==> flow/design.v <==
module alu(
    output[16 - 1:0] data_out,
	 output 							  valid_out,
	 output 							  cmd_out,
	 input [16 - 1:0] data_in,
	 input 							  valid_in,
	 input 							  cmd_in,
	 output 									 amm_read,
	 output[8 - 1:0] amm_address,
	 input [8 - 1:0] amm_readdata,
	 input 									 amm_waitrequest,
	 input[1:0] 							 amm_response,
	 input clk,
	 input rst_n
    );
	reg[2:0] state;
	reg[5:0] nof_operands; 				 
	reg[3:0] opcode; 						 
	reg[7:0] operand[0:63];				 
	reg error;								 
	reg[11:0] result;						 
	reg[5:0] last_index;					 
	reg[5:0] current_index;				 
	reg[5:0] nof;							 
	reg      first_indirect;			 
	reg[7:0] shiftop1, shiftop2;
	wire[1:0] mod = data_in[9:8];		 
	wire[7:0] operand_dir = data_in[7:0];
	wire[7:0] cur_address = operand[current_index];
	wire      bad_address = (cur_address > 'h0F && cur_address < 'h30) || (cur_address > 'h7F && cur_address < 'hA0);
	wire      payload_beat = valid_in && !cmd_in;
	always @(posedge clk) begin
		if(!rst_n) begin
			state <= 3'd0;
		end
		else begin
		case(state)
			3'd0: begin
						if(cmd_in == 1 && valid_in == 1) begin
							opcode <= data_in[11:8];
							nof_operands <= data_in[5:0];
							nof <= data_in[5:0];
							last_index <= 0;
							current_index <= 0;
							first_indirect <= 0;
							shiftop1 <= 0;
							shiftop2 <= 0;
							error <= 0;
							result <= (data_in[11:8] == 1) ? 12'hFFF : 12'h000;
							state <= 3'd1;
							if(data_in[5:0] == 0) begin
								error <= 1;
								state <= 3'd2;
							end
							if(data_in[5:0] != 1 && (data_in[11:8] == 4 || data_in[11:8] == 5 || data_in[11:8] == 6 || data_in[11:8] == 7)) begin
								error <= 1;
								state <= 3'd2;
							end
							if(data_in[5:0] != 2 && (data_in[11:8] == 8 || data_in[11:8] == 9))
								error <= 1;
						end
			end
			3'd1: begin
						if(payload_beat) begin
							if(mod == 2'b00) begin
								case(opcode)
									0: result <= result + operand_dir;
									1: result <= result & operand_dir;
									2:  result <= result | operand_dir;
									3: result <= result ^ operand_dir;
									4: result <= ~{4'b0, operand_dir};
									5: result <= operand_dir + 12'd1;
									6: result <= operand_dir - 12'd1;
									7: result <= ~{4'b0, operand_dir} + 12'd1;
									8, 9: begin
										if(nof == nof_operands) shiftop1 <= operand_dir;
										else shiftop2 <= operand_dir;
									end
									default: ;
								endcase
							end
							if(mod == 2'b01) begin
								operand[last_index] <= operand_dir;
								last_index <= last_index + 1;
								if(nof == nof_operands) first_indirect <= 1;
							end
							nof <= nof - 1;
							if(nof == 1) begin
								if(error || (last_index == 0 && mod != 2'b01))
									state <= 3'd2;
								else
									state <= 3'd4;
							end
						end
			end
			3'd4: begin
				if(bad_address) begin
					error <= 1;
					state <= 3'd2;
				end
				else if(amm_waitrequest == 0) begin
					if(amm_response != 2'b00) begin
						error <= 1;
						state <= 3'd2;
					end
					else begin
						current_index <= current_index + 1;
						case(opcode)
							0: result <= result + amm_readdata;
							1: result <= result & amm_readdata;
							2:  result <= result | amm_readdata;
							3: result <= result ^ amm_readdata;
							4: result <= ~{4'b0, amm_readdata};
							5: result <= amm_readdata + 12'd1;
							6: result <= amm_readdata - 12'd1;
							7: result <= ~{4'b0, amm_readdata} + 12'd1;
							8, 9: begin
								if(first_indirect && current_index == 0) shiftop1 <= amm_readdata;
								else shiftop2 <= amm_readdata;
							end
							default: ;
						endcase
						if(current_index + 1 == last_index)
							state <= 3'd2;
					end
				end
			end
			3'd2: state <= 3'd3;
			default: state <= 3'd0;
		endcase
		end
	end
	reg[16 - 1:0]  		reg_data_out;
	reg 							  		reg_valid_out;
	reg 							  		reg_cmd_out;
	reg[11:0]                     final_result;
	always @(*) begin
		final_result = result;
		if(opcode == 4 || opcode == 7)
			final_result = {4'b0, result[7:0]};
		if(opcode == 8)
			final_result = {4'b0, shiftop1} >> shiftop2;
		if(opcode == 9)
			final_result = {4'b0, shiftop1 << shiftop2};
		if(error == 1)
			final_result = 12'hBAD;
		reg_data_out = 0;
		reg_valid_out = 0;
		reg_cmd_out = 0;
		if(state == 3'd2) begin
			reg_data_out[4] = error;
			reg_data_out[3:0] = opcode;
			reg_valid_out = 1;
			reg_cmd_out = 1;
		end
		if(state == 3'd3) begin
			reg_data_out[11:0] = final_result;
			reg_valid_out = 1;
		end
	end
	assign data_out = reg_data_out;
	assign valid_out = reg_valid_out;
	assign cmd_out = reg_cmd_out;
	assign amm_address = cur_address;
	assign amm_read = (state == 3'd4) && !bad_address;
endmodule
[Step by step through the tools: alu]
What the tools print for alu, step after step.
Line numbers count from 1 in the design file above.
Operators: Yosys type, input widths -> output width; for muxes data width and select width s.
Cell names lack the library's common part.
A cell with - has no value.
Inputs
  design top: alu
  clock: clk
  cell library: sky130hd
  corner: tt_025C_1v80

[Word level]
Yosys after proc, flatten, opt, wreduce and memory -nomap, before mapping. Print and check cells are not counted. Equal cells are merged and count once.
Memory sizes are those after Yosys's memory passes, which may raise the word count (mostly to a power of two), join words into wider ones and drop unused or constant bits.
Bit counts
  output and inout port bits: 27
  bits in registers: 61
  elaborated cells: 210
  bits of input ports: 31
  word width x clocked read ports: 8
  RAM bits: 512
  memory cells: 1
Operators by class
  $lt $le $gt $ge: 4
  reduce/logical cells: 39
  $add $sub $neg: 11
  shifts and indexed selects: 2
  equality and inequality tests: 46
  mux-type cells: 88
  bitwise operators: 8
Memory list
  operand: depth 64, width 8, rd ports 1, write ports 1, RTL line 19  | reg[7:0] operand[0:63];
Operators by type and width (number)
  $pmux 12 s8: 2
  $mux 8: 23
  $mux 12: 12
  $mux 6: 13
  $pmux 8 s3: 2
  $pmux 12 s3: 1
  $pmux 6 s2: 3
  $eq 4x3->1 const B: 8
  $ne 2x2->1 const B: 14
  $add 12x1->12 const B: 2
  $add 12x8->12: 2
  $and 12x8->12: 2
  $or 12x8->12: 2
  $xor 12x8->12: 2
  $reduce_and 12->1: 2
  $not 8->12: 2
  $mux 3: 8
  $logic_not 6->1: 3
  $add 8x1->9 const B: 2
  $sub 8x1->9 const B: 2
  $ne 9x9->1 const B: 2
  $mux 1: 18
  $eq 4x4->1 const B: 4
  $reduce_and 5->1: 3
  $reduce_and 6->1: 2
  $shr 8x8->12: 1
  $pmux 3 s4: 1
  $reduce_and 10->1: 1
Not listed: further kinds 36, cells in them 59.

[Logic depth]
Longest topological path by Yosys (ltp), each cell counted once; first at word level (registers and memories cut), then after technology mapping (sequential cells cut; the memories' decode and read muxes count).
Logic depth
  word-level depth: 9
  ABC_AREA: 0
  depth in mapped cells: 14
  depth with buffers taken out: 11

[Mapped cells and area]
The flow's flattened synthesis, as Yosys stat reports it; memories are mapped. The netlist is that of the ABC_AREA named above (0 if unset); the other value can give another one.
Cell types
  edfxtp_1: number 570, total area 1.71E+04 um^2
  mux4_2: number 150, total area 3378.24 um^2
  ha_1: number 44, total area 550.528 um^2
  nor2_1: number 135, total area 506.736 um^2
  o21ai_0: number 84, total area 420.403 um^2
  nand2_1: number 103, total area 386.621 um^2
  a21oi_1: number 69, total area 345.331 um^2
  xnor2_1: number 39, total area 341.578 um^2
  clkbuf_1: number 63, total area 236.477 um^2
  mux2i_1: number 23, total area 230.221 um^2
  dfxtp_1: number 11, total area 220.211 um^2
  nand3_1: number 38, total area 190.182 um^2
  inv_1: number 50, total area 187.68 um^2
  nor3_1: number 29, total area 145.139 um^2
  buf_6: number 11, total area 123.869 um^2
  xor2_1: number 14, total area 122.618 um^2
  nor2b_1: number 17, total area 106.352 um^2
  a222oi_1: number 10, total area 100.096 um^2
Other cell types: 52; their cells: 270.
Mapped netlist
  buffers: 107
  flip-flops: 581
  standard cells after synthesis: 1730
  sequential part of the area: 17336.6 um^2
  synthesis area: 26660.6 um^2

[Worst setup path after synthesis]
Path of least setup slack by OpenSTA after synthesis, without wires, with an ideal clock, recovery checks aside; 20% of the period is set as input and as output delay. Where synthesis merged equal registers, the netlist keeps one of their names.
Timing path after synthesis
  path kind: reg-to-output
  start point: register (no name shown)
  end point: output port amm_address[0]
  time at the first pin: 0.000 ns
  stages: 9
  slack: 5.035 ns
  period: 10.0 ns
  arrival: 2.965 ns
  required time: 8.000 ns
  external output delay: 2.000 ns
  delay of the path: 2.965 ns
  buffers on the path: 5
  period reached after synthesis: 4.965 ns
"delay of the path" is the arrival time less input delay plus setup time.
At an output port there is no setup time.
"stages" counts driving pins, that of a launching flip-flop among them; a cell with two outputs on the path counts twice.
"period reached after synthesis" is the clock period less the worst setup slack; recovery checks do not enter. This is arithmetic on one report: input and output delays are still those of the set period (20% each).
Between the ends, after synthesis
  cells stage by stage: dfxtp_1 -> buf_2 -> buf_2 -> buf_2 -> clkbuf_1 -> buf_1 -> mux4_2 -> mux4_2 -> mux4_2
Ends and longest elaborated chain, after synthesis
  end: declaration: RTL line 9  | output[8 - 1:0] amm_address,
Chain of elaborated cells between the ends: none given.

[Worst path after layout]
Path of least setup slack in the final report of entry A (OpenROAD, finished layout, wires in). Where an end is a register, its clock arrival counts in the times.
Timing path post-layout
  path kind: reg-to-output
  start point: register (no name shown)
  end point: output port amm_read
  period: 4.57 ns
  stages: 13
  external output delay: 0.91 ns
  buffers on the path: 5
  arrival: 3.36 ns
  slack: 0.29 ns
  time at the first pin: 0.56 ns
  required time: 3.66 ns
Between the ends, post-layout
  cells stage by stage: dfxtp_4 -> buf_12 -> buf_12 -> buf_4 -> mux4_2 -> mux2i_2 -> nand3b_1 -> a311oi_4 -> o211ai_1 -> a21oi_4 -> buf_6 -> nor2_4 -> buf_6
Ends and longest elaborated chain, post-layout
  end: declaration: RTL line 8  | output amm_read,
Chain of elaborated cells between the ends: none given.

Appendix: measured runs

Stored flow runs of alu (3 of them; Yosys, OpenROAD, sky130hd). They differ in their settings and are not a sequence. Constraints: input delay and output delay 20% of the set period each, output load 0.01 pF.
"achieved clock period" means the clock period less the worst setup slack. The figure is calculated, with input and output delays left at 20% of the set period.
"worst setup path time": the worst setup path's part of the clock period (all of it between registers, 20% less for each end at a port) less its slack. A launch clock that arrives late makes it longer, a capture clock that arrives late makes it shorter.
By "power" is meant OpenSTA's value without simulated activity: inputs other than the clock are taken to toggle once in ten clock periods, and the tool carries that through the logic.
[entry A] settings: CAP_MARGIN=10, CELL_PAD_IN_SITES_GLOBAL_PLACEMENT=3, CORE_ASPECT_RATIO=0.61, CORE_MARGIN=5, CORE_UTILIZATION=57, CTS_CLUSTER_DIAMETER=374, CTS_CLUSTER_SIZE=37, GPL_ROUTABILITY_DRIVEN=0, HOLD_SLACK_MARGIN=0.09, MAX_ROUTING_LAYER=met5, PLACE_DENSITY_LB_ADDON=0.18, SETUP_SLACK_MARGIN=0.42, SLEW_MARGIN=30, TNS_END_PERCENT=90, period_ns=4.57
[entry A] result: chip area after synthesis (Yosys) 26660.6 um^2, die area 51331.6 um^2, standard-cell area of the final layout 29899.9 um^2, utilization 65.2 %, worst setup slack after layout 0.293 ns, total negative slack 0.000 ns, worst hold slack 0.674 ns, power 9.460 mW, achieved clock period 4.277 ns, worst setup path time 3.36 ns, worst setup path kind reg-to-output
[entry B] settings: CAP_MARGIN=10, CELL_PAD_IN_SITES_GLOBAL_PLACEMENT=3, CORE_ASPECT_RATIO=0.61, CORE_UTILIZATION=41, CTS_CLUSTER_DIAMETER=71, GPL_ROUTABILITY_DRIVEN=0, MAX_ROUTING_LAYER=met4, PLACE_DENSITY_LB_ADDON=0.18, period_ns=4.57, CORE_MARGIN=2, SLEW_MARGIN=20
[entry B] result: chip area after synthesis (Yosys) 26660.6 um^2, die area 67145.0 um^2, standard-cell area of the final layout 31415.1 um^2, utilization 49.2 %, worst setup slack after layout 0.034 ns, total negative slack 0.000 ns, worst hold slack 0.568 ns, power 12.326 mW, achieved clock period 4.536 ns, worst setup path time 3.62 ns, worst setup path kind reg-to-output
[entry C] settings: CORE_UTILIZATION=25, CTS_CLUSTER_DIAMETER=352, CTS_CLUSTER_SIZE=57, MIN_ROUTING_LAYER=met2, PLACE_DENSITY=0.38, SLEW_MARGIN=25, period_ns=5.38, CAP_MARGIN=20, CORE_MARGIN=2
[entry C] result: chip area after synthesis (Yosys) 26660.6 um^2, die area 109270.0 um^2, standard-cell area of the final layout 29809.8 um^2, utilization 28.2 %, worst setup slack after layout 0.304 ns, total negative slack 0.000 ns, worst hold slack 0.520 ns, power 7.919 mW, achieved clock period 5.076 ns, worst setup path time 4.00 ns, worst setup path kind reg-to-output
